==> flow/design.v <==
`timescale 1ns / 1ps
module PEv3(
    clk,
    rst, 
    in_en,
    data_horz,
    data_obli,
    data_vert,
    active,
    A,
    B,
    C,
    D,
    E,
    H,
    horz_out,
    obli_out,
    bypass_en,
    opsum
    );
    parameter iWIDTH = 16;
    parameter oWIDTH = 16;
    localparam M_WIDTH = oWIDTH;
    localparam A_WIDTH = oWIDTH;
    input clk, rst, active, in_en, A, B, C, D, E, H;
    input [iWIDTH-1:0] data_horz, data_obli;
    input [A_WIDTH-1:0] data_vert;
    output logic [A_WIDTH-1:0] opsum;
    output logic [iWIDTH-1:0] horz_out, obli_out;
    output logic bypass_en;
    logic [iWIDTH-1:0] data_a_reg;
    always@(posedge clk) begin
        if (rst == 0) begin
            data_a_reg <= 0;
        end
        else if (A_mux && in_en) begin
            data_a_reg <= data_horz;
        end
        else begin
            data_a_reg <= 0;
        end
    end
    logic [iWIDTH-1:0] data_b_reg;
    always@(posedge clk) begin
        if (rst == 0) begin
            data_b_reg <= 0;
        end
        else if (B_mux && in_en) begin
            data_b_reg <= (H_mux)? data_vert[iWIDTH-1:0]: data_obli;
        end 
        else begin
            data_b_reg <= 0;
        end
    end
    reg [M_WIDTH-1:0] m_reg;
    always@(posedge clk) begin
        if (rst == 0) begin
            m_reg <= 0;
        end
        else begin
            m_reg <= data_a_reg * data_b_reg;
        end
    end
    logic [A_WIDTH-1:0] a_wire;
    always@(m_reg or psum_mux) begin
        a_wire <= m_reg + psum_mux;
    end
    reg [A_WIDTH-1:0] psum_reg;
    always@(posedge clk) begin
        if (rst == 0) begin
            psum_reg <= 0;
        end
        else begin
            psum_reg <= a_wire;
        end
    end
    logic [A_WIDTH-1:0] psum_mux;
    always@(psum_reg or C_mux) begin
        if (C_mux == 1) begin
            psum_mux <= psum_reg;
        end
        else begin
            psum_mux <= 0;
        end
    end
    logic [A_WIDTH-1:0] opsum_mux;
    always@(a_wire or data_vert_mux or D_mux) begin
        if (D_mux == 1) begin
            opsum_mux <= a_wire;
        end
        else begin
            opsum_mux <= data_vert_mux;
        end
    end
    always@(posedge clk) begin
        if (rst == 0) begin
            opsum <= 0;
        end
        else begin
         opsum <= opsum_mux;
        end
    end
    logic [A_WIDTH-1:0] data_vert_mux;
    always@(data_vert or E_mux) begin
        if (E_mux == 1) begin
            data_vert_mux <= data_vert;
        end
        else begin
            data_vert_mux <= 0;
        end
    end
    wire A_mux;
    assign A_mux = (active)? A:0;
    wire B_mux;
    assign B_mux = (active)? B:0;
    wire C_mux;
    assign C_mux = (active)? C:0;
    wire D_mux;
    assign D_mux = (active)? D:0;
    wire E_mux;
    assign E_mux = E;
    wire H_mux;
    assign H_mux = (active)? H:0;
    assign horz_out = data_a_reg;
    assign obli_out = data_b_reg;
    always@(posedge clk) begin
        bypass_en <= in_en;
    end
endmodule
`timescale 1ns / 1ps
module ACv2(
    clk,
    rst,
    ipsum,
    bn_param_in_en,
    bn_param_in,
    config_bits,
    in_en,
    F,
    data_out,
    data_out_en,
    bn_param_out,
    bn_param_out_en
    );
    parameter IN_WIDTH = 32;  
    parameter ACC_WIDTH = 35;  
    parameter BN_SCALE_WIDTH = 16;
    parameter BN_SHIFT_WIDTH = 16;
    localparam BN_PARAM_WIDTH = BN_SCALE_WIDTH + BN_SHIFT_WIDTH;  
    input logic clk, rst, in_en, F, bn_param_in_en;
    input [2:0] config_bits;
    input logic [IN_WIDTH-1:0] ipsum;
    input [BN_PARAM_WIDTH-1:0] bn_param_in;
    output [ACC_WIDTH-1:0] data_out;
    output logic [BN_PARAM_WIDTH-1:0] bn_param_out;
    output logic bn_param_out_en, data_out_en;
    logic [IN_WIDTH-1:0] ipsum_reg;
    always@(posedge clk) begin
        if (~rst) begin
            ipsum_reg <= 0;
        end
        else if (in_en) begin
            ipsum_reg <= ipsum;
        end
        else begin
            ipsum_reg <= 0;
        end
    end
    logic [ACC_WIDTH-1:0] add_node;
    logic [ACC_WIDTH-1:0] psum_reg;
    always@(posedge clk) begin
        if (~rst) begin
            psum_reg <= 0;
        end
        else begin
            psum_reg <= add_node;
        end
    end
    logic in_en_dly;
    always@(posedge clk) begin
        in_en_dly <= in_en;
    end
    logic [ACC_WIDTH-1:0] psum_mux;
    assign psum_mux = (config_bits[2] & in_en_dly)? psum_reg:0;
    assign add_node = ipsum_reg + psum_mux;
    logic [BN_PARAM_WIDTH-1:0] bn_param_reg;
    always@(posedge clk) begin
        if (~rst) begin
            bn_param_reg <= 0;
        end
        else if (bn_param_in_en) begin
            bn_param_reg <= bn_param_in;
        end
    end
    logic [BN_SCALE_WIDTH-1:0] bn_scale;
    assign bn_scale = bn_param_reg[BN_PARAM_WIDTH-1:BN_PARAM_WIDTH-BN_SCALE_WIDTH];
    logic [BN_SHIFT_WIDTH-1:0] bn_shift;
    assign bn_shift = bn_param_reg[BN_SCALE_WIDTH-1:0];
    logic [BN_SCALE_WIDTH+ACC_WIDTH-1:0] bn_scale_node;
    assign bn_scale_node = add_node * bn_scale;
    logic [BN_SCALE_WIDTH+ACC_WIDTH:0] be_shift_node;
    assign be_shift_node = bn_scale_node + bn_shift;
    logic [BN_SCALE_WIDTH+ACC_WIDTH:0] bn_mux;
    assign bn_mux = (config_bits[0])? be_shift_node: add_node;
    logic [BN_SCALE_WIDTH+ACC_WIDTH:0] relu_node;
    assign relu_node = ($signed(bn_mux) > $signed(0))? bn_mux: 0;
    logic [BN_SCALE_WIDTH+ACC_WIDTH:0] relu_mux;
    assign relu_mux = (config_bits[1])? relu_node: bn_mux;
    assign data_out = relu_mux;
    assign data_out_en = F;
    always@(posedge clk) begin
        bn_param_out_en <= bn_param_in_en;
    end
    always@(posedge clk) begin
        bn_param_out <= bn_param_in;
    end
endmodule
`timescale 1ns / 1ps
module SystolicBank_v2(
	clk,
	rst,
	in_en,
	conv_mm,
	isac,
	isrelu,
	isbn,
	active_1,
	active_2,
	active_3,
	data_in_horz_1,
	data_in_horz_2,
	data_in_horz_3,
	data_in_obli_1,
	data_in_obli_2,
	data_in_obli_3,
	data_in_obli_4,
	data_in_obli_5,
	data_in_obli_6,
	bn_param_in,
	bn_param_in_en,
	A_1,
	A_2,
	A_3,
	A_4,
	B_1,
	B_2,
	B_3,
	B_4,
	C_1,
	C_2,
	C_3,
	C_4,
	D_1,
	D_2,
	D_3,
	D_4,
	E_1,
	E_2,
	E_3,
	E_4,
	F_1,
	F_2,
	F_3,
	F_4,
	G_1,
	G_2,
	G_3,
	G_4,
	H_1,
	H_2,
	H_3,
	H_4,
	dout_en_1,
	dout_en_2,
	dout_en_3,
	dout_en_4,
	dout_1,
	dout_2,
	dout_3,
	dout_4
);
	parameter nCols = 4;
	parameter nRows = 3;
	parameter iWidth = 8;
	parameter oWidth = 8;
	localparam MODE_CONV = 0; localparam MODE_MM = 1;
	input clk, rst, in_en, conv_mm, isac, isrelu, isbn;
	input active_1;
	input active_2;
	input active_3;
	input [7:0] data_in_horz_1;
	input [7:0] data_in_horz_2;
	input [7:0] data_in_horz_3;
	input [7:0] data_in_obli_1;
	input [7:0] data_in_obli_2;
	input [7:0] data_in_obli_3;
	input [7:0] data_in_obli_4;
	input [7:0] data_in_obli_5;
	input [7:0] data_in_obli_6;
	input [15:0] bn_param_in;
	input bn_param_in_en;
	input A_1;
	input A_2;
	input A_3;
	input A_4;
	input B_1;
	input B_2;
	input B_3;
	input B_4;
	input C_1;
	input C_2;
	input C_3;
	input C_4;
	input D_1;
	input D_2;
	input D_3;
	input D_4;
	input E_1;
	input E_2;
	input E_3;
	input E_4;
	input F_1;
	input F_2;
	input F_3;
	input F_4;
	input G_1;
	input G_2;
	input G_3;
	input G_4;
	input H_1;
	input H_2;
	input H_3;
	input H_4;
	output [7:0] dout_1;
	output [7:0] dout_2;
	output [7:0] dout_3;
	output [7:0] dout_4;
	output dout_en_1;
	output dout_en_2;
	output dout_en_3;
	output dout_en_4;
	logic bypass_en_1_0;
	logic bypass_en_1_1;
	logic bypass_en_1_2;
	logic bypass_en_1_3;
	logic bypass_en_1_4;
	logic bypass_en_2_0;
	logic bypass_en_2_1;
	logic bypass_en_2_2;
	logic bypass_en_2_3;
	logic bypass_en_2_4;
	logic bypass_en_3_0;
	logic bypass_en_3_1;
	logic bypass_en_3_2;
	logic bypass_en_3_3;
	logic bypass_en_3_4;
	logic [7:0] data_in_vert_1_1;
	logic [7:0] data_in_vert_1_2;
	logic [7:0] data_in_vert_1_3;
	logic [7:0] data_in_vert_1_4;
	logic [7:0] data_in_vert_2_1;
	logic [7:0] data_in_vert_2_2;
	logic [7:0] data_in_vert_2_3;
	logic [7:0] data_in_vert_2_4;
	logic [7:0] data_in_vert_3_1;
	logic [7:0] data_in_vert_3_2;
	logic [7:0] data_in_vert_3_3;
	logic [7:0] data_in_vert_3_4;
	logic [7:0] data_in_vert_4_1;
	logic [7:0] data_in_vert_4_2;
	logic [7:0] data_in_vert_4_3;
	logic [7:0] data_in_vert_4_4;
	logic [7:0] data_in_horz_1_0;
	logic [7:0] data_in_horz_1_1;
	logic [7:0] data_in_horz_1_2;
	logic [7:0] data_in_horz_1_3;
	logic [7:0] data_in_horz_1_4;
	logic [7:0] data_in_horz_2_0;
	logic [7:0] data_in_horz_2_1;
	logic [7:0] data_in_horz_2_2;
	logic [7:0] data_in_horz_2_3;
	logic [7:0] data_in_horz_2_4;
	logic [7:0] data_in_horz_3_0;
	logic [7:0] data_in_horz_3_1;
	logic [7:0] data_in_horz_3_2;
	logic [7:0] data_in_horz_3_3;
	logic [7:0] data_in_horz_3_4;
	logic [7:0] data_in_horz_4_0;
	logic [7:0] data_in_horz_4_1;
	logic [7:0] data_in_horz_4_2;
	logic [7:0] data_in_horz_4_3;
	logic [7:0] data_in_horz_4_4;
	logic [7:0] data_in_obli_1_0;
	logic [7:0] data_in_obli_1_1;
	logic [7:0] data_in_obli_1_2;
	logic [7:0] data_in_obli_1_3;
	logic [7:0] data_in_obli_1_4;
	logic [7:0] data_in_obli_2_0;
	logic [7:0] data_in_obli_2_1;
	logic [7:0] data_in_obli_2_2;
	logic [7:0] data_in_obli_2_3;
	logic [7:0] data_in_obli_2_4;
	logic [7:0] data_in_obli_3_0;
	logic [7:0] data_in_obli_3_1;
	logic [7:0] data_in_obli_3_2;
	logic [7:0] data_in_obli_3_3;
	logic [7:0] data_in_obli_3_4;
	logic [7:0] data_in_obli_4_0;
	logic [7:0] data_in_obli_4_1;
	logic [7:0] data_in_obli_4_2;
	logic [7:0] data_in_obli_4_3;
	logic [7:0] data_in_obli_4_4;
	logic [15:0] bn_param_out_1;
	logic [15:0] bn_param_out_2;
	logic [15:0] bn_param_out_3;
	logic [15:0] bn_param_out_4;
	logic bn_param_out_en_1;
	logic bn_param_out_en_2;
	logic bn_param_out_en_3;
	logic bn_param_out_en_4;
	assign data_in_vert_4_1 = (conv_mm == MODE_CONV)? 0: data_in_obli_3;
	assign data_in_vert_4_2 = (conv_mm == MODE_CONV)? 0: data_in_obli_4;
	assign data_in_vert_4_3 = (conv_mm == MODE_CONV)? 0: data_in_obli_5;
	assign data_in_vert_4_4 = (conv_mm == MODE_CONV)? 0: data_in_obli_6;
	assign bypass_en_1_0 = in_en;
	assign bypass_en_2_0 = in_en;
	assign bypass_en_3_0 = in_en;
	assign data_in_horz_1_0 = data_in_horz_1;
	assign data_in_horz_2_0 = data_in_horz_2;
	assign data_in_horz_3_0 = data_in_horz_3;
	assign data_in_obli_2_0 = (conv_mm == MODE_CONV)? data_in_obli_1: 0;
	assign data_in_obli_3_0 = (conv_mm == MODE_CONV)? data_in_obli_2: 0;
	assign data_in_obli_4_0 = (conv_mm == MODE_CONV)? data_in_obli_3: 0;
	assign data_in_obli_4_1 = (conv_mm == MODE_CONV)? data_in_obli_4: 0;
	assign data_in_obli_4_2 = (conv_mm == MODE_CONV)? data_in_obli_5: 0;
	assign data_in_obli_4_3 = (conv_mm == MODE_CONV)? data_in_obli_6: 0;
	PEv3 # (.iWIDTH(iWidth), .oWIDTH(oWidth)) p_1_1(.clk(clk), .rst(rst), .in_en(bypass_en_1_0), .data_vert(data_in_vert_2_1), .active(active_1), .data_horz(data_in_horz_1_0), .data_obli(data_in_obli_2_0), .A(A_1), .B(B_1), .C(C_1), .D(D_1), .E(E_1), .H(H_1), .horz_out(data_in_horz_1_1), .obli_out(data_in_obli_1_1), .bypass_en(bypass_en_1_1), .opsum(data_in_vert_1_1));
	PEv3 # (.iWIDTH(iWidth), .oWIDTH(oWidth)) p_1_2(.clk(clk), .rst(rst), .in_en(bypass_en_1_1), .data_vert(data_in_vert_2_2), .active(active_1), .data_horz(data_in_horz_1_1), .data_obli(data_in_obli_2_1), .A(A_2), .B(B_2), .C(C_2), .D(D_2), .E(E_2), .H(H_2), .horz_out(data_in_horz_1_2), .obli_out(data_in_obli_1_2), .bypass_en(bypass_en_1_2), .opsum(data_in_vert_1_2));
	PEv3 # (.iWIDTH(iWidth), .oWIDTH(oWidth)) p_1_3(.clk(clk), .rst(rst), .in_en(bypass_en_1_2), .data_vert(data_in_vert_2_3), .active(active_1), .data_horz(data_in_horz_1_2), .data_obli(data_in_obli_2_2), .A(A_3), .B(B_3), .C(C_3), .D(D_3), .E(E_3), .H(H_3), .horz_out(data_in_horz_1_3), .obli_out(data_in_obli_1_3), .bypass_en(bypass_en_1_3), .opsum(data_in_vert_1_3));
	PEv3 # (.iWIDTH(iWidth), .oWIDTH(oWidth)) p_1_4(.clk(clk), .rst(rst), .in_en(bypass_en_1_3), .data_vert(data_in_vert_2_4), .active(active_1), .data_horz(data_in_horz_1_3), .data_obli(data_in_obli_2_3), .A(A_4), .B(B_4), .C(C_4), .D(D_4), .E(E_4), .H(H_4), .horz_out(data_in_horz_1_4), .obli_out(data_in_obli_1_4), .bypass_en(bypass_en_1_4), .opsum(data_in_vert_1_4));
	PEv3 # (.iWIDTH(iWidth), .oWIDTH(oWidth)) p_2_1(.clk(clk), .rst(rst), .in_en(bypass_en_2_0), .data_vert(data_in_vert_3_1), .active(active_2), .data_horz(data_in_horz_2_0), .data_obli(data_in_obli_3_0), .A(A_1), .B(B_1), .C(C_1), .D(D_1), .E(E_1), .H(H_1), .horz_out(data_in_horz_2_1), .obli_out(data_in_obli_2_1), .bypass_en(bypass_en_2_1), .opsum(data_in_vert_2_1));
	PEv3 # (.iWIDTH(iWidth), .oWIDTH(oWidth)) p_2_2(.clk(clk), .rst(rst), .in_en(bypass_en_2_1), .data_vert(data_in_vert_3_2), .active(active_2), .data_horz(data_in_horz_2_1), .data_obli(data_in_obli_3_1), .A(A_2), .B(B_2), .C(C_2), .D(D_2), .E(E_2), .H(H_2), .horz_out(data_in_horz_2_2), .obli_out(data_in_obli_2_2), .bypass_en(bypass_en_2_2), .opsum(data_in_vert_2_2));
	PEv3 # (.iWIDTH(iWidth), .oWIDTH(oWidth)) p_2_3(.clk(clk), .rst(rst), .in_en(bypass_en_2_2), .data_vert(data_in_vert_3_3), .active(active_2), .data_horz(data_in_horz_2_2), .data_obli(data_in_obli_3_2), .A(A_3), .B(B_3), .C(C_3), .D(D_3), .E(E_3), .H(H_3), .horz_out(data_in_horz_2_3), .obli_out(data_in_obli_2_3), .bypass_en(bypass_en_2_3), .opsum(data_in_vert_2_3));
	PEv3 # (.iWIDTH(iWidth), .oWIDTH(oWidth)) p_2_4(.clk(clk), .rst(rst), .in_en(bypass_en_2_3), .data_vert(data_in_vert_3_4), .active(active_2), .data_horz(data_in_horz_2_3), .data_obli(data_in_obli_3_3), .A(A_4), .B(B_4), .C(C_4), .D(D_4), .E(E_4), .H(H_4), .horz_out(data_in_horz_2_4), .obli_out(data_in_obli_2_4), .bypass_en(bypass_en_2_4), .opsum(data_in_vert_2_4));
	PEv3 # (.iWIDTH(iWidth), .oWIDTH(oWidth)) p_3_1(.clk(clk), .rst(rst), .in_en(bypass_en_3_0), .data_vert(data_in_vert_4_1), .active(active_3), .data_horz(data_in_horz_3_0), .data_obli(data_in_obli_4_0), .A(A_1), .B(B_1), .C(C_1), .D(D_1), .E(E_1), .H(H_1), .horz_out(data_in_horz_3_1), .obli_out(data_in_obli_3_1), .bypass_en(bypass_en_3_1), .opsum(data_in_vert_3_1));
	PEv3 # (.iWIDTH(iWidth), .oWIDTH(oWidth)) p_3_2(.clk(clk), .rst(rst), .in_en(bypass_en_3_1), .data_vert(data_in_vert_4_2), .active(active_3), .data_horz(data_in_horz_3_1), .data_obli(data_in_obli_4_1), .A(A_2), .B(B_2), .C(C_2), .D(D_2), .E(E_2), .H(H_2), .horz_out(data_in_horz_3_2), .obli_out(data_in_obli_3_2), .bypass_en(bypass_en_3_2), .opsum(data_in_vert_3_2));
	PEv3 # (.iWIDTH(iWidth), .oWIDTH(oWidth)) p_3_3(.clk(clk), .rst(rst), .in_en(bypass_en_3_2), .data_vert(data_in_vert_4_3), .active(active_3), .data_horz(data_in_horz_3_2), .data_obli(data_in_obli_4_2), .A(A_3), .B(B_3), .C(C_3), .D(D_3), .E(E_3), .H(H_3), .horz_out(data_in_horz_3_3), .obli_out(data_in_obli_3_3), .bypass_en(bypass_en_3_3), .opsum(data_in_vert_3_3));
	PEv3 # (.iWIDTH(iWidth), .oWIDTH(oWidth)) p_3_4(.clk(clk), .rst(rst), .in_en(bypass_en_3_3), .data_vert(data_in_vert_4_4), .active(active_3), .data_horz(data_in_horz_3_3), .data_obli(data_in_obli_4_3), .A(A_4), .B(B_4), .C(C_4), .D(D_4), .E(E_4), .H(H_4), .horz_out(data_in_horz_3_4), .obli_out(data_in_obli_3_4), .bypass_en(bypass_en_3_4), .opsum(data_in_vert_3_4));
	ACv2 # (.IN_WIDTH(oWidth), .ACC_WIDTH(oWidth), .BN_SCALE_WIDTH(oWidth), .BN_SHIFT_WIDTH(oWidth)) ac_1(.clk(clk), .rst(rst), .config_bits({isac, isrelu, isbn}), .in_en(G_1), .ipsum(data_in_vert_1_1), .F(F_1), .bn_param_in_en(bn_param_in_en), .bn_param_in(bn_param_in), .bn_param_out(bn_param_out_1), .bn_param_out_en(bn_param_out_en_1), .data_out_en(dout_en_1), .data_out(dout_1));
	ACv2 # (.IN_WIDTH(oWidth), .ACC_WIDTH(oWidth), .BN_SCALE_WIDTH(oWidth), .BN_SHIFT_WIDTH(oWidth)) ac_2(.clk(clk), .rst(rst), .config_bits({isac, isrelu, isbn}), .in_en(G_2), .ipsum(data_in_vert_1_2), .F(F_2), .bn_param_in_en(bn_param_out_en_1), .bn_param_in(bn_param_out_1), .bn_param_out(bn_param_out_2), .bn_param_out_en(bn_param_out_en_2), .data_out_en(dout_en_2), .data_out(dout_2));
	ACv2 # (.IN_WIDTH(oWidth), .ACC_WIDTH(oWidth), .BN_SCALE_WIDTH(oWidth), .BN_SHIFT_WIDTH(oWidth)) ac_3(.clk(clk), .rst(rst), .config_bits({isac, isrelu, isbn}), .in_en(G_3), .ipsum(data_in_vert_1_3), .F(F_3), .bn_param_in_en(bn_param_out_en_2), .bn_param_in(bn_param_out_2), .bn_param_out(bn_param_out_3), .bn_param_out_en(bn_param_out_en_3), .data_out_en(dout_en_3), .data_out(dout_3));
	ACv2 # (.IN_WIDTH(oWidth), .ACC_WIDTH(oWidth), .BN_SCALE_WIDTH(oWidth), .BN_SHIFT_WIDTH(oWidth)) ac_4(.clk(clk), .rst(rst), .config_bits({isac, isrelu, isbn}), .in_en(G_4), .ipsum(data_in_vert_1_4), .F(F_4), .bn_param_in_en(bn_param_out_en_3), .bn_param_in(bn_param_out_3), .bn_param_out(bn_param_out_4), .bn_param_out_en(bn_param_out_en_4), .data_out_en(dout_en_4), .data_out(dout_4));
endmodule
`timescale 1ns / 1ps
module DFSMv2(
    clk,
    rst,
    start,
    config_bits,
    in_en,
    start_out,
    in_en_bypass,
    A, B, C, D, E, F, G, H
    );
    parameter MAX_nPERIOD = 8;
    parameter MAX_nLMAC = 3*512*8;
    parameter MAX_nSHFT = 192;
    localparam CONF_REG_LEN = $clog2(MAX_nPERIOD) + $clog2(MAX_nLMAC) + $clog2(MAX_nSHFT);
    localparam MAC_CNT_WIDTH = (MAX_nLMAC > MAX_nSHFT)? MAX_nLMAC:MAX_nSHFT;
    input clk, rst, start, in_en;
    input [CONF_REG_LEN:0] config_bits;
    output logic start_out, in_en_bypass, A, B, C, D, E, F, G, H;
    localparam S0 = 0; localparam S1 = 1; localparam S2 = 2; localparam S0p = 3;
    localparam mdCONV = 0; localparam mdMM = 1;
    logic mode;
    assign mode = config_bits[CONF_REG_LEN];
    logic [$clog2(MAX_nPERIOD)-1:0] config_nPeriod;
    assign config_nPeriod = config_bits[CONF_REG_LEN-1:CONF_REG_LEN-$clog2(MAX_nPERIOD)];
    logic [$clog2(MAX_nLMAC)-1:0] config_nLMAC;
    assign config_nLMAC = config_bits[CONF_REG_LEN-$clog2(MAX_nPERIOD)-1:CONF_REG_LEN-$clog2(MAX_nPERIOD)-$clog2(MAX_nLMAC)];
    logic [$clog2(MAX_nSHFT)-1:0] config_nSHFT;
    assign config_nSHFT = config_bits[CONF_REG_LEN-$clog2(MAX_nPERIOD)-$clog2(MAX_nLMAC)-1:0];
    reg [1:0] state;
    always@(posedge clk) begin
        if (rst == 0) begin
            state <= S0;
        end
        else begin
            case (state)
                S0: begin
                        if (start) begin
                            state <= S0p;
                        end
                    end
                S0p: begin
                        if (in_en) begin
                            state <= S1;
                        end
                     end
                S1: begin
                        if (!(mac_count < config_nLMAC-1)) begin
                            state <= S2;
                        end 
                        else begin
                            if (~in_en) begin
                                state <= S0p;
                            end
                        end
                    end
                S2: begin
                        if (!(mac_count < config_nSHFT-1)) begin
                            if (period_count < config_nPeriod-1) begin
                                state <= (in_en)? S1:S0p;
                            end
                            else begin
                                state <= S0;
                            end
                        end
                    end
            endcase
        end
    end
    reg [$clog2(MAC_CNT_WIDTH)-1:0] mac_count;
    always@(posedge clk) begin
        if (~rst) begin
            mac_count <= 0;
        end
        else begin
            if (state == S1) begin
                if (mac_count < config_nLMAC-1) begin
                    mac_count <= mac_count + 1;
                end
                else begin
                    mac_count <= 0;
                end
            end
            else if (state == S2) begin
                if (mac_count < config_nSHFT-1) begin
                    mac_count <= mac_count + 1;
                end
                else begin
                    mac_count <= 0;
                end
            end
            else if (state == S0p) begin
                mac_count <= mac_count;
            end
            else begin
                mac_count <= 0;
            end
        end
    end
    reg [$clog2(MAX_nPERIOD)-1:0] period_count;
    always@(posedge clk) begin
        if (rst == 0) begin
            period_count <= 0;
        end
        else if (state == S0) begin
            period_count <= 0;
        end
        else if (state == S2 && (!(mac_count == MAX_nSHFT-1))) begin
            if (period_count < config_nPeriod-1) begin
                period_count <= period_count + 1;
            end
            else begin
                period_count <= 0;
            end
        end
    end
    always@(state) begin
        if (state == S1) begin
            A = 1;
        end
        else begin
            A = 0;
        end
    end
    always@(state) begin
        if (state == S1 || state == S0p) begin
            B = 1;
        end
        else begin
            B = 0;
        end
    end
    always@(posedge clk) begin
        if (state == S1 || state == S0p) begin
            C <= 1;
        end
        else begin
            C <= 0;
        end
    end
    always@(posedge clk) begin
        if (state == S1) begin
            D <= 1;
        end
        else begin
            D <= 0;
        end
    end
    always@(posedge clk) begin
        if (state == S2) begin
            E <= 1;
        end
        else begin
            E <= 0;
        end
    end
    reg [MAX_nSHFT-1:0] F_dly;
    always@(posedge clk) begin
        if (rst == 0) begin
            F_dly <= 0;
        end
        else if (state == S2 && mac_count == 0) begin
            F_dly <= {F_dly[MAX_nSHFT-2:0], 1'b1};
        end
        else begin
            F_dly <= {F_dly[MAX_nSHFT-2:0], 1'b0};
        end
    end
    always@(posedge clk) begin
        if (rst == 0) begin
            F <= 0;
        end
        else begin
            F <= F_dly[config_nSHFT-1];
        end
    end
    always@(posedge clk) begin
        G <= (state == S2)? 1:0;
    end
    always@(posedge clk) begin
        H <= (mode == mdMM && state == S1)? 1: 0;
    end
    always@(posedge clk) begin
        in_en_bypass <= in_en;
    end
    always@(posedge clk) begin
        start_out <= start;
    end
endmodule
`timescale 1ns / 1ps
module DFSMv3(
    clk,
    rst,
    start,
    config_bits,
    all_data_rdy,
    in_en,
    start_out,
    in_en_bypass,
    data_preread,
    A, B, C, D, E, F, G, H
    );
    parameter MAX_nPERIOD = 8;
    parameter MAX_nLMAC = 3*512*8;
    parameter MAX_nSHFT = 192;
    localparam CONF_REG_LEN = $clog2(MAX_nPERIOD) + $clog2(MAX_nLMAC) + $clog2(MAX_nSHFT);
    localparam MAC_CNT_WIDTH = (MAX_nLMAC > MAX_nSHFT)? MAX_nLMAC:MAX_nSHFT;
    input clk, rst, start, all_data_rdy, in_en;
    input [CONF_REG_LEN:0] config_bits;
    output logic start_out, in_en_bypass, data_preread, A, B, C, D, E, F, G, H;
    localparam S0 = 0; localparam S1 = 1; localparam S2 = 2; localparam S0p = 3;
    localparam mdCONV = 0; localparam mdMM = 1;
    logic mode;
    assign mode = config_bits[CONF_REG_LEN];
    logic [$clog2(MAX_nPERIOD)-1:0] config_nPeriod;
    assign config_nPeriod = config_bits[CONF_REG_LEN-1:CONF_REG_LEN-$clog2(MAX_nPERIOD)];
    logic [$clog2(MAX_nLMAC)-1:0] config_nLMAC;
    assign config_nLMAC = config_bits[CONF_REG_LEN-$clog2(MAX_nPERIOD)-1:CONF_REG_LEN-$clog2(MAX_nPERIOD)-$clog2(MAX_nLMAC)];
    logic [$clog2(MAX_nSHFT)-1:0] config_nSHFT;
    assign config_nSHFT = config_bits[CONF_REG_LEN-$clog2(MAX_nPERIOD)-$clog2(MAX_nLMAC)-1:0];
    reg [1:0] state;
    always@(posedge clk) begin
        if (rst == 0) begin
            state <= S0;
        end
        else begin
            case (state)
                S0: begin
                        if (start) begin
                            state <= S0p;
                        end
                    end
                S0p: begin
                        if (all_data_rdy) begin
                            state <= S1;
                        end
                     end
                S1: begin
                        if (!(mac_count < config_nLMAC-1)) begin
                            state <= S2;
                        end 
                        else begin
                            if (~all_data_rdy) begin
                                state <= S0p;
                            end
                        end
                    end
                S2: begin
                        if (!(mac_count < config_nSHFT-1)) begin
                            if (period_count < config_nPeriod-1) begin
                                state <= (all_data_rdy)? S1:S0p;
                            end
                            else begin
                                state <= S0;
                            end
                        end
                    end
            endcase
        end
    end
    reg [$clog2(MAC_CNT_WIDTH)-1:0] mac_count;
    always@(posedge clk) begin
        if (~rst) begin
            mac_count <= 0;
        end
        else begin
            if (state == S1) begin
                if (mac_count < config_nLMAC-1) begin
                    mac_count <= mac_count + 1;
                end
                else begin
                    mac_count <= 0;
                end
            end
            else if (state == S2) begin
                if (mac_count < config_nSHFT-1) begin
                    mac_count <= mac_count + 1;
                end
                else begin
                    mac_count <= 0;
                end
            end
            else if (state == S0p) begin
                mac_count <= mac_count;
            end
            else begin
                mac_count <= 0;
            end
        end
    end
    reg [$clog2(MAX_nPERIOD)-1:0] period_count;
    always@(posedge clk) begin
        if (rst == 0) begin
            period_count <= 0;
        end
        else if (state == S0) begin
            period_count <= 0;
        end
        else if (state == S2 && (!(mac_count == MAX_nSHFT-1))) begin
            if (period_count < config_nPeriod-1) begin
                period_count <= period_count + 1;
            end
            else begin
                period_count <= 0;
            end
        end
    end
    logic A_dly;
    always@(posedge clk) begin
        if (state == S1) begin
            A_dly <= 1;
        end
        else begin
            A_dly <= 0;
        end
    end
    always@(posedge clk) begin
        A <= A_dly;
    end
    logic B_dly;
    always@(posedge clk) begin
        if (state == S1 || state == S0p) begin
            B_dly <= 1;
        end
        else begin
            B_dly <= 0;
        end
    end
    always@(posedge clk) begin
        B <= B_dly;
    end
    logic [1:0] C_dly;
    always@(posedge clk) begin
        if (state == S1 || state == S0p) begin
            C_dly <= {C_dly[0], 1'b1};
        end
        else begin
            C_dly <= {C_dly[0], 1'b0};
        end
    end
    always@(posedge clk) begin
        C <= C_dly[1];
    end
    logic [2:0] D_dly;
    always@(posedge clk) begin
        if (state == S1) begin
            D_dly <= {D_dly[1:0], 1'b1};
        end
        else begin
            D_dly <= {D_dly[1:0], 1'b0};
        end
    end
    always@(posedge clk) begin
        D <= D_dly[2];
    end
    logic [1:0] E_dly;
    always@(posedge clk) begin
        E_dly <= (state == S2)? {E_dly[0], 1'b1} : {E_dly[0], 1'b0}; 
    end
    always@(posedge clk) begin
        E <= E_dly[1];
    end
    reg [MAX_nSHFT+1:0] F_dly;
    always@(posedge clk) begin
        if (rst == 0) begin
            F_dly <= 0;
        end
        else if (state == S2 && mac_count == 0) begin
            F_dly <= {F_dly[MAX_nSHFT:0], 1'b1};
        end
        else begin
            F_dly <= {F_dly[MAX_nSHFT:0], 1'b0};
        end
    end
    always@(posedge clk) begin
        if (rst == 0) begin
            F <= 0;
        end
        else begin
            F <= F_dly[config_nSHFT+1];
        end
    end
    logic [1:0] G_dly;
    always@(posedge clk) begin
        G_dly <= (state == S2)? {G_dly[0], 1'b1}:{G_dly[0], 1'b0};
    end
    always@(posedge clk) begin
        G <= G_dly[1];
    end
    logic [1:0] H_dly;
    always@(posedge clk) begin
        H_dly <= (mode == mdMM && state == S1)? {H_dly[0], 1'b1}: {H_dly[0], 1'b0};
    end
    always@(posedge clk) begin
        H <= H_dly[1];
    end
    always@(posedge clk) begin
        in_en_bypass <= in_en;
    end
    always@(posedge clk) begin
        start_out <= start;
    end
    assign data_preread = (state == S1)? 1: 0;
endmodule
module SystolicCore(
	input clk,
	input rst,
	input start,
	input mode_conv_mm,
	input isac,
	input isrelu,
	input isbn,
	input [22:0] dfsm_config,
	input all_data_rdy,
	input pe_config_1_1,
	input pe_config_1_2,
	input pe_config_1_3,
	input pe_config_2_1,
	input pe_config_2_2,
	input pe_config_2_3,
	input [7:0] data_horz_1_1,
	input [7:0] data_horz_1_2,
	input [7:0] data_horz_1_3,
	input [7:0] data_horz_2_1,
	input [7:0] data_horz_2_2,
	input [7:0] data_horz_2_3,
	input [7:0] data_obli_1,
	input [7:0] data_obli_2,
	input [7:0] data_obli_3,
	input [7:0] data_obli_4,
	input [7:0] data_obli_5,
	input [7:0] data_obli_6,
	input [15:0] data_bn_1,
	input [15:0] data_bn_2,
	input data_bn_en,
	output data_preread,
	output [7:0] dout_1_1,
	output [7:0] dout_1_2,
	output [7:0] dout_1_3,
	output [7:0] dout_1_4,
	output [7:0] dout_2_1,
	output [7:0] dout_2_2,
	output [7:0] dout_2_3,
	output [7:0] dout_2_4,
	output dout_en_1_1,
	output dout_en_1_2,
	output dout_en_1_3,
	output dout_en_1_4,
	output dout_en_2_1,
	output dout_en_2_2,
	output dout_en_2_3,
	output dout_en_2_4
);
	parameter nCols = 4;
	parameter nRows = 3;
	parameter iWidth = 8;
	parameter oWidth = 8;
	parameter DFSM_MAX_nPERIOD = 512;
	parameter DFSM_MAX_nLMAC = 3072;
	parameter DFSM_MAX_nSHFT = 3;
	logic A_1, A_2, A_3, A_4;
	logic B_1, B_2, B_3, B_4;
	logic C_1, C_2, C_3, C_4;
	logic D_1, D_2, D_3, D_4;
	logic E_1, E_2, E_3, E_4;
	logic F_1, F_2, F_3, F_4;
	logic G_1, G_2, G_3, G_4;
	logic H_1, H_2, H_3, H_4;
	logic dfsm_data_en_1, dfsm_data_en_2, dfsm_data_en_3, dfsm_data_en_4;
	logic start_bypass_1, start_bypass_2, start_bypass_3, start_bypass_4;
	logic array_data_en;
	always@(posedge clk) begin
		if (~rst) begin
			array_data_en <= 0;
		end
		else begin
			array_data_en <= data_preread;
		end
	end
	SystolicBank_v2 # (.iWidth(iWidth), .oWidth(oWidth), .nRows(nRows), .nCols(nCols)) bank_1(.clk(clk), .rst(rst), .in_en(array_data_en), .conv_mm(mode_conv_mm), .isac(isac), .isrelu(isrelu), .isbn(isbn), .bn_param_in_en(data_bn_en), .bn_param_in(data_bn_1), .active_1(pe_config_1_1), .active_2(pe_config_1_2), .active_3(pe_config_1_3), .data_in_horz_1(data_horz_1_1), .data_in_horz_2(data_horz_1_2), .data_in_horz_3(data_horz_1_3), .data_in_obli_1(data_obli_1), .data_in_obli_2(data_obli_2), .data_in_obli_3(data_obli_3), .data_in_obli_4(data_obli_4), .data_in_obli_5(data_obli_5), .data_in_obli_6(data_obli_6), .A_1(A_1), .A_2(A_2), .A_3(A_3), .A_4(A_4), .B_1(B_1), .B_2(B_2), .B_3(B_3), .B_4(B_4), .C_1(C_1), .C_2(C_2), .C_3(C_3), .C_4(C_4), .D_1(D_1), .D_2(D_2), .D_3(D_3), .D_4(D_4), .E_1(E_1), .E_2(E_2), .E_3(E_3), .E_4(E_4), .F_1(F_1), .F_2(F_2), .F_3(F_3), .F_4(F_4), .G_1(G_1), .G_2(G_2), .G_3(G_3), .G_4(G_4), .H_1(H_1), .H_2(H_2), .H_3(H_3), .H_4(H_4), .dout_en_1(dout_en_1_1), .dout_en_2(dout_en_1_2), .dout_en_3(dout_en_1_3), .dout_en_4(dout_en_1_4), .dout_1(dout_1_1), .dout_2(dout_1_2), .dout_3(dout_1_3), .dout_4(dout_1_4));
	SystolicBank_v2 # (.iWidth(iWidth), .oWidth(oWidth), .nRows(nRows), .nCols(nCols)) bank_2(.clk(clk), .rst(rst), .in_en(array_data_en), .conv_mm(mode_conv_mm), .isac(isac), .isrelu(isrelu), .isbn(isbn), .bn_param_in_en(data_bn_en), .bn_param_in(data_bn_2), .active_1(pe_config_2_1), .active_2(pe_config_2_2), .active_3(pe_config_2_3), .data_in_horz_1(data_horz_2_1), .data_in_horz_2(data_horz_2_2), .data_in_horz_3(data_horz_2_3), .data_in_obli_1(data_obli_1), .data_in_obli_2(data_obli_2), .data_in_obli_3(data_obli_3), .data_in_obli_4(data_obli_4), .data_in_obli_5(data_obli_5), .data_in_obli_6(data_obli_6), .A_1(A_1), .A_2(A_2), .A_3(A_3), .A_4(A_4), .B_1(B_1), .B_2(B_2), .B_3(B_3), .B_4(B_4), .C_1(C_1), .C_2(C_2), .C_3(C_3), .C_4(C_4), .D_1(D_1), .D_2(D_2), .D_3(D_3), .D_4(D_4), .E_1(E_1), .E_2(E_2), .E_3(E_3), .E_4(E_4), .F_1(F_1), .F_2(F_2), .F_3(F_3), .F_4(F_4), .G_1(G_1), .G_2(G_2), .G_3(G_3), .G_4(G_4), .H_1(H_1), .H_2(H_2), .H_3(H_3), .H_4(H_4), .dout_en_1(dout_en_2_1), .dout_en_2(dout_en_2_2), .dout_en_3(dout_en_2_3), .dout_en_4(dout_en_2_4), .dout_1(dout_2_1), .dout_2(dout_2_2), .dout_3(dout_2_3), .dout_4(dout_2_4));
	DFSMv3 # (.MAX_nPERIOD(DFSM_MAX_nPERIOD), .MAX_nLMAC(DFSM_MAX_nLMAC), .MAX_nSHFT(DFSM_MAX_nSHFT)) fsm_1(.clk(clk), .rst(rst), .config_bits({mode_conv_mm, dfsm_config}), .all_data_rdy(all_data_rdy), .in_en(array_data_en), .start(start), .data_preread(data_preread), .in_en_bypass(dfsm_data_en_1), .start_out(start_bypass_1), .A(A_1), .B(B_1), .C(C_1), .D(D_1), .E(E_1), .F(F_1), .G(G_1), .H(H_1));
	DFSMv2 # (.MAX_nPERIOD(DFSM_MAX_nPERIOD), .MAX_nLMAC(DFSM_MAX_nLMAC), .MAX_nSHFT(DFSM_MAX_nSHFT)) fsm_2(.clk(clk), .rst(rst), .config_bits({mode_conv_mm, dfsm_config}), .in_en(dfsm_data_en_1), .start(start_bypass_1), .in_en_bypass(dfsm_data_en_2), .start_out(start_bypass_2), .A(A_2), .B(B_2), .C(C_2), .D(D_2), .E(E_2), .F(F_2), .G(G_2), .H(H_2));
	DFSMv2 # (.MAX_nPERIOD(DFSM_MAX_nPERIOD), .MAX_nLMAC(DFSM_MAX_nLMAC), .MAX_nSHFT(DFSM_MAX_nSHFT)) fsm_3(.clk(clk), .rst(rst), .config_bits({mode_conv_mm, dfsm_config}), .in_en(dfsm_data_en_2), .start(start_bypass_2), .in_en_bypass(dfsm_data_en_3), .start_out(start_bypass_3), .A(A_3), .B(B_3), .C(C_3), .D(D_3), .E(E_3), .F(F_3), .G(G_3), .H(H_3));
	DFSMv2 # (.MAX_nPERIOD(DFSM_MAX_nPERIOD), .MAX_nLMAC(DFSM_MAX_nLMAC), .MAX_nSHFT(DFSM_MAX_nSHFT)) fsm_4(.clk(clk), .rst(rst), .config_bits({mode_conv_mm, dfsm_config}), .in_en(dfsm_data_en_3), .start(start_bypass_3), .in_en_bypass(dfsm_data_en_4), .start_out(start_bypass_4), .A(A_4), .B(B_4), .C(C_4), .D(D_4), .E(E_4), .F(F_4), .G(G_4), .H(H_4));
endmodule
### Tool chain data of SystolicCore

Tool output for the design above, in the order of the flow.
Line numbers count from 1 in the design file above.
Cell names lack the library's common part.
The mark -- stands for no value.

* top module: SystolicCore
* clock: clk
* library: sky130hd
* timing corner: tt_025C_1v80

### Elaborated design

Counts by Yosys on the flattened word-level netlist (proc, flatten, opt, wreduce; memories kept). Register bits leave out memories and registers merged into their read ports (data or address). Print and check cells are left out.

* register bits after elaboration: 1471
* bits of input ports: 166
* output and inout port bits: 73
* elaborated cells: 839

* $add $sub $neg: 52
* multipliers: 32
* $lt $le $gt $ge: 20
* equality and inequality tests: 36
* shifts and indexed selects: 4
* multiplexer cells: 337
* bitwise logic cells: 5
* reduce/logical cells: 140

Operators with widths (number)
* multiplier 8 x 8 -> 8 bit: 24
* multiplier 8 x 8 -> 16 bit: 8
* two-way mux 8 bit: 126
* less-than comparator 12 x 32 -> 1 bit: 8
* adder 8 bit: 32
* two-way mux 12 bit: 20
* two-way mux 1 bit: 147
* adder 16 x 8 -> 17 bit: 8
* greater-than comparator 17 x 1 -> 1 bit with constant B: 8
* two-way mux 17 bit: 8
* less-than comparator 9 x 32 -> 1 bit: 4
* AND reduction 2 bit: 52
* logical AND 1 bit: 60
* two-way mux 2 bit: 28
* adder 12 x 1 -> 12 bit with constant B: 4
* equality test 12 x 2 -> 1 bit with constant B: 4
* zero test 12 bit: 4
* adder 9 x 1 -> 9 bit with constant B: 4
* two-way mux 9 bit: 4
* case mux 2 bit (select 4 bit): 4
* inequality test 2 bit with constant B: 12
* AND reduction 5 bit: 4
* equality test 2 bit with constant B: 8
* nonzero test 4 bit: 4
* subtractor 12 x 1 -> 13 bit with constant B: 1
* inequality test 3 x 1 -> 1 bit with constant B: 4
* inequality test 3 bit with constant B: 4
* subtractor 9 x 1 -> 10 bit with constant B: 1

Other operator kinds: 11; their cells: 31.

### Logic depth

Yosys ltp: most cells in a row. Word level: on the elaborated netlist, between registers, memories and ports. Mapped: between sequential cells and ports; inverters and the memories' decode and read muxes count.

* word-level depth: 9
* ABC_AREA: 0
* mapped depth: 28
* gate-level depth less buffers: 26

### Mapped cells and area

The flow's flattened synthesis, as Yosys stat reports it; memories are mapped. The netlist is that of the ABC_AREA named above (0 if unset); the other value can give another one.
The area totals of this step are shown rounded.

* mapped cells: 10668
* synthesis area: 96900 um^2
* sequential part of the area: 29400 um^2
* flip-flops: 1469
* buffers: 324

Cell types
* dfxtp_1: number 1469, area in all 2.94E+04 um^2
* fa_1: number 672, area in all 1.35E+04 um^2
* ha_1: number 1067, area in all 1.34E+04 um^2
* and2_1: number 1337, area in all 8.36E+03 um^2
* inv_1: number 1209, area in all 4.54E+03 um^2
* xnor2_1: number 475, area in all 4160.24 um^2
* nand2_1: number 964, area in all 3618.47 um^2
* nor2_1: number 769, area in all 2.89E+03 um^2
* a21oi_1: number 470, area in all 2.35E+03 um^2
* xor2_1: number 244, area in all 2137.05 um^2
* and3_1: number 296, area in all 1.85E+03 um^2
* mux2i_1: number 176, area in all 1761.69 um^2
* nand3_1: number 321, area in all 1.61E+03 um^2
* a21o_1: number 165, area in all 1.24E+03 um^2
* clkbuf_1: number 277, area in all 1.04E+03 um^2
* o21bai_1: number 60, area in all 450.432 um^2
* o21ai_0: number 88, area in all 440.422 um^2
* nor2b_1: number 63, area in all 394.128 um^2

Other cell types: 64; their cells: 546.
The figures by module come from a second, unflattened synthesis with its own total; it is not the netlist above.

* cells (unflattened synthesis): 11098
* area total of the unflattened synthesis: 102000 um^2

Each row is one instance without its submodules.

Modules
* PEv3: instances 24, cells 270, area 2430 um^2, sequential area 821 um^2
* ACv2: instances 8, cells 409, area 4000 um^2, sequential area 1000 um^2
* DFSMv2: instances 3, cells 288, area 2490 um^2, sequential area 701 um^2
* DFSMv3: instances 1, cells 304, area 2760 um^2, sequential area 921 um^2
* SystolicBank_v2: instances 2, cells 88, area 543 um^2, sequential area 0.0 um^2
* SystolicCore: instances 1, cells 2, area 26.3 um^2, sequential area 20.0 um^2

### Timing after synthesis

OpenSTA on the mapped netlist: ideal clock, no wires. The path of least setup slack (recovery checks aside). Input and output delay are each 20% of the period. Register names are those of the netlist, which keeps one name where synthesis merged equal registers.

* path type: input -> output
* from: input isac
* to: output dout_1_3[0]
* period: 12000 ps
* external input delay: 2400 ps
* output delay: 2400 ps
* time at the first pin: 2400 ps
* arrival: 8680 ps
* required time: 9600 ps
* slack: 920 ps
* delay of the path: 6280 ps
* stages on the path: 27
* buffers on the path: 4
* synthesis period reached: 11080 ps

"delay of the path" is the arrival time less input delay plus setup time.
At an output port there is no setup time.
"stages on the path" counts driving pins, that of a launching flip-flop among them; a cell with two outputs on the path counts twice.
"synthesis period reached" is the clock period less the worst setup slack; recovery checks do not enter. This is arithmetic on one report: input and output delays are still those of the set period (20% each).
Between the ends stands the longest chain of elaborated cells between them, by number of cells; it is not shown to be the way that was timed. Of several equally long chains one is given.
A line is the first line of the expression or statement that the cell stems from. Yosys adds cells for indexed reads and writes and turns some case tables into memories.

* path through: clkbuf_1 clkbuf_1 clkbuf_1 and3_1 ha_1 fa_1 a211oi_1 o21bai_1 a21oi_1 xnor2_1 clkbuf_1 and2_1 fa_1 fa_1 inv_1 fa_1 fa_1 inv_1 ha_1 o21ai_0 o21ai_0 a21oi_1 mux2_2 nor4_1 a41o_1 a31o_2 nor2_1
* cells in the longest elaborated chain: 9
* elaborated cells on any way between the ends: 9
* RTL lines with such cells: 7
* those cells by class: add/sub: 2; mul: 1; compare: 1; mux: 4; logic: 1

Ends and longest elaborated chain, after synthesis
* start: declaration: RTL line 863 `input isac,`
* bitwise AND 1 bit: RTL line 184 `assign psum_mux = (config_bits[2] & in_en_dly)? psum_reg:0;`
* two-way mux 8 bit: RTL line 184
* adder 8 bit: RTL line 185 `assign add_node = ipsum_reg + psum_mux;`
* multiplier 8 x 8 -> 16 bit: RTL line 200 `assign bn_scale_node = add_node * bn_scale;`
* adder 16 x 8 -> 17 bit: RTL line 202 `assign be_shift_node = bn_scale_node + bn_shift;`
* two-way mux 17 bit: RTL line 204 `assign bn_mux = (config_bits[0])? be_shift_node: add_node;`
* greater-than comparator 17 x 1 -> 1 bit: RTL line 206 `assign relu_node = ($signed(bn_mux) > $signed(0))? bn_mux: 0;`
* two-way mux 8 bit: RTL line 206
* two-way mux 8 bit: RTL line 208 `assign relu_mux = (config_bits[1])? relu_node: bn_mux;`
* end: declaration: RTL line 892 `output [7:0] dout_1_3,`

### Timing after layout

From the final timing report of stored run 1: the path of least setup slack in the routed layout; clock arrival at registers is part of the times.
The report prints the path's times to 10 ps; the period is as set.

* path type: input -> output
* from: input isac
* to: output dout_2_3[1]
* period: 6990 ps
* external input delay: 1400 ps
* output delay: 1400 ps
* time at the first pin: 1400 ps
* arrival: 7450 ps
* required time: 5590 ps
* slack: -1860 ps
* stages on the path: 27
* buffers on the path: 3

Between the ends stands the longest chain of elaborated cells between them, by number of cells; it is not shown to be the way that was timed. Of several equally long chains one is given.

* path through: buf_16 and3_4 ha_4 inv_2 fa_2 nor2b_2 o31a_1 mux2i_2 nand2_2 and2_4 fa_2 fa_1 inv_2 fa_2 fa_1 inv_2 ha_4 and3_4 a211o_1 o41ai_4 o2111ai_1 o31a_1 o41ai_2 a21o_2 buf_6 nor2_4 buf_6
* cells in the longest elaborated chain: 9
* elaborated cells on any way between the ends: 9
* RTL lines with such cells: 7
* those cells by class: add/sub: 2; mul: 1; compare: 1; mux: 4; logic: 1

Ends and longest elaborated chain, after layout
* start: declaration: RTL line 863 `input isac,`
* bitwise AND 1 bit: RTL line 184 `assign psum_mux = (config_bits[2] & in_en_dly)? psum_reg:0;`
* two-way mux 8 bit: RTL line 184
* adder 8 bit: RTL line 185 `assign add_node = ipsum_reg + psum_mux;`
* multiplier 8 x 8 -> 16 bit: RTL line 200 `assign bn_scale_node = add_node * bn_scale;`
* adder 16 x 8 -> 17 bit: RTL line 202 `assign be_shift_node = bn_scale_node + bn_shift;`
* two-way mux 17 bit: RTL line 204 `assign bn_mux = (config_bits[0])? be_shift_node: add_node;`
* greater-than comparator 17 x 1 -> 1 bit: RTL line 206 `assign relu_node = ($signed(bn_mux) > $signed(0))? bn_mux: 0;`
* two-way mux 8 bit: RTL line 206
* two-way mux 8 bit: RTL line 208 `assign relu_mux = (config_bits[1])? relu_node: bn_mux;`
* end: declaration: RTL line 896 `output [7:0] dout_2_3,`

Stored flow runs of SystolicCore (3 of them; Yosys, OpenROAD, sky130hd). They differ in their settings and are not a sequence. Constraints: input delay and output delay 20% of the set period each, output load 0.01 pF.
"time used up by the worst setup path": the worst setup path's part of the clock period (all of it between registers, 20% less for each end at a port) less its slack. A launch clock that arrives late makes it longer, a capture clock that arrives late makes it shorter.
"total power after layout": no workload was simulated; the value follows from the tool's default switching activity.
"time used up by the worst setup path" is given in steps of 10 ps.
Results are given in rounded form.

### Stored run 1

==> flow/run.sh <==
#!/bin/bash
# the make line also repeats the synthesis and layout settings of config.mk as NAME=value (left out here)
make -C /OpenROAD-flow-scripts/flow DESIGN_CONFIG=/design/flow/config.mk WORK_HOME=/design/flow/orfs CLKGATE_MAP_FILE= finish
==> flow/config.mk <==
export PLATFORM = sky130hd
export DESIGN_NAME = SystolicCore
export DESIGN_NICKNAME = SystolicCore
export VERILOG_FILES = /design/flow/design.v
export SDC_FILE = /design/flow/constraint.sdc
export NUM_CORES = 4
export LEC_CHECK = 0
export CAP_MARGIN = 20
export CELL_PAD_IN_SITES_DETAIL_PLACEMENT = 1
export CELL_PAD_IN_SITES_GLOBAL_PLACEMENT = 1
export CORE_MARGIN = 7
export CORE_UTILIZATION = 43
export CTS_CLUSTER_DIAMETER = 253
export CTS_CLUSTER_SIZE = 32
export MAX_ROUTING_LAYER = met4
export MIN_ROUTING_LAYER = met1
export SLEW_MARGIN = 35
export TNS_END_PERCENT = 85
==> flow/constraint.sdc <==
create_clock -name core_clock -period 6.99 [get_ports {clk}]
set_input_delay 1.3980 -clock core_clock [delete_from_list [all_inputs] [get_ports {clk}]]
set_output_delay 1.3980 -clock core_clock [all_outputs]
set_load 0.01 [all_outputs]

Results of stored run 1:
- Setup TNS: -107000 ps
- Area inside the die boundary: 239000 um^2
- Worst hold slack in the final report: 342 ps
- Utilization after layout: 0.487
- Total power after layout: 0.0136 W
- Time used up by the worst setup path: 6060 ps
- Class of the worst setup path: input -> output
- Cell area after synthesis: 96900 um^2
- Worst slack on setup checks: -1860 ps

### Stored run 2

==> flow/run.sh <==
#!/bin/bash
# the make line also repeats the synthesis and layout settings of config.mk as NAME=value (left out here)
make -C /OpenROAD-flow-scripts/flow DESIGN_CONFIG=/design/flow/config.mk WORK_HOME=/design/flow/orfs CLKGATE_MAP_FILE= finish
==> flow/config.mk <==
export PLATFORM = sky130hd
export DESIGN_NAME = SystolicCore
export DESIGN_NICKNAME = SystolicCore
export VERILOG_FILES = /design/flow/design.v
export SDC_FILE = /design/flow/constraint.sdc
export NUM_CORES = 4
export LEC_CHECK = 0
export CAP_MARGIN = 20
export CORE_MARGIN = 2
export CORE_UTILIZATION = 45
export PLACE_DENSITY = 0.6
export SLEW_MARGIN = 20
==> flow/constraint.sdc <==
create_clock -name core_clock -period 11.8 [get_ports {clk}]
set_input_delay 2.3600 -clock core_clock [delete_from_list [all_inputs] [get_ports {clk}]]
set_output_delay 2.3600 -clock core_clock [all_outputs]
set_load 0.01 [all_outputs]

Results of stored run 2:
- Total power after layout: 0.0111 W
- Time used up by the worst setup path: 6750 ps
- Class of the worst setup path: input -> output
- Area inside the die boundary: 219000 um^2
- Worst slack on setup checks: 327 ps
- Utilization after layout: 0.506
- Setup TNS: 0 ps
- Worst hold slack in the final report: 326 ps
- Cell area after synthesis: 96900 um^2

### Stored run 3

==> flow/run.sh <==
#!/bin/bash
# the make line also repeats the synthesis and layout settings of config.mk as NAME=value (left out here)
make -C /OpenROAD-flow-scripts/flow DESIGN_CONFIG=/design/flow/config.mk WORK_HOME=/design/flow/orfs CLKGATE_MAP_FILE= finish
==> flow/config.mk <==
export PLATFORM = sky130hd
export DESIGN_NAME = SystolicCore
export DESIGN_NICKNAME = SystolicCore
export VERILOG_FILES = /design/flow/design.v
export SDC_FILE = /design/flow/constraint.sdc
export NUM_CORES = 4
export LEC_CHECK = 0
export CAP_MARGIN = 30
export CORE_MARGIN = 2
export CORE_UTILIZATION = 26
export SETUP_SLACK_MARGIN = 2.07
export SLEW_MARGIN = 20
==> flow/constraint.sdc <==
create_clock -name core_clock -period 12.0 [get_ports {clk}]
set_input_delay 2.4000 -clock core_clock [delete_from_list [all_inputs] [get_ports {clk}]]
set_output_delay 2.4000 -clock core_clock [all_outputs]
set_load 0.01 [all_outputs]

Results of stored run 3:
- Cell area after synthesis: 96900 um^2
- Utilization after layout: 0.308
- Setup TNS: 0 ps
- Area inside the die boundary: 378000 um^2
- Worst hold slack in the final report: 322 ps
- Total power after layout: 0.0109 W
- Time used up by the worst setup path: 6070 ps
- Class of the worst setup path: input -> output
- Worst slack on setup checks: 1130 ps
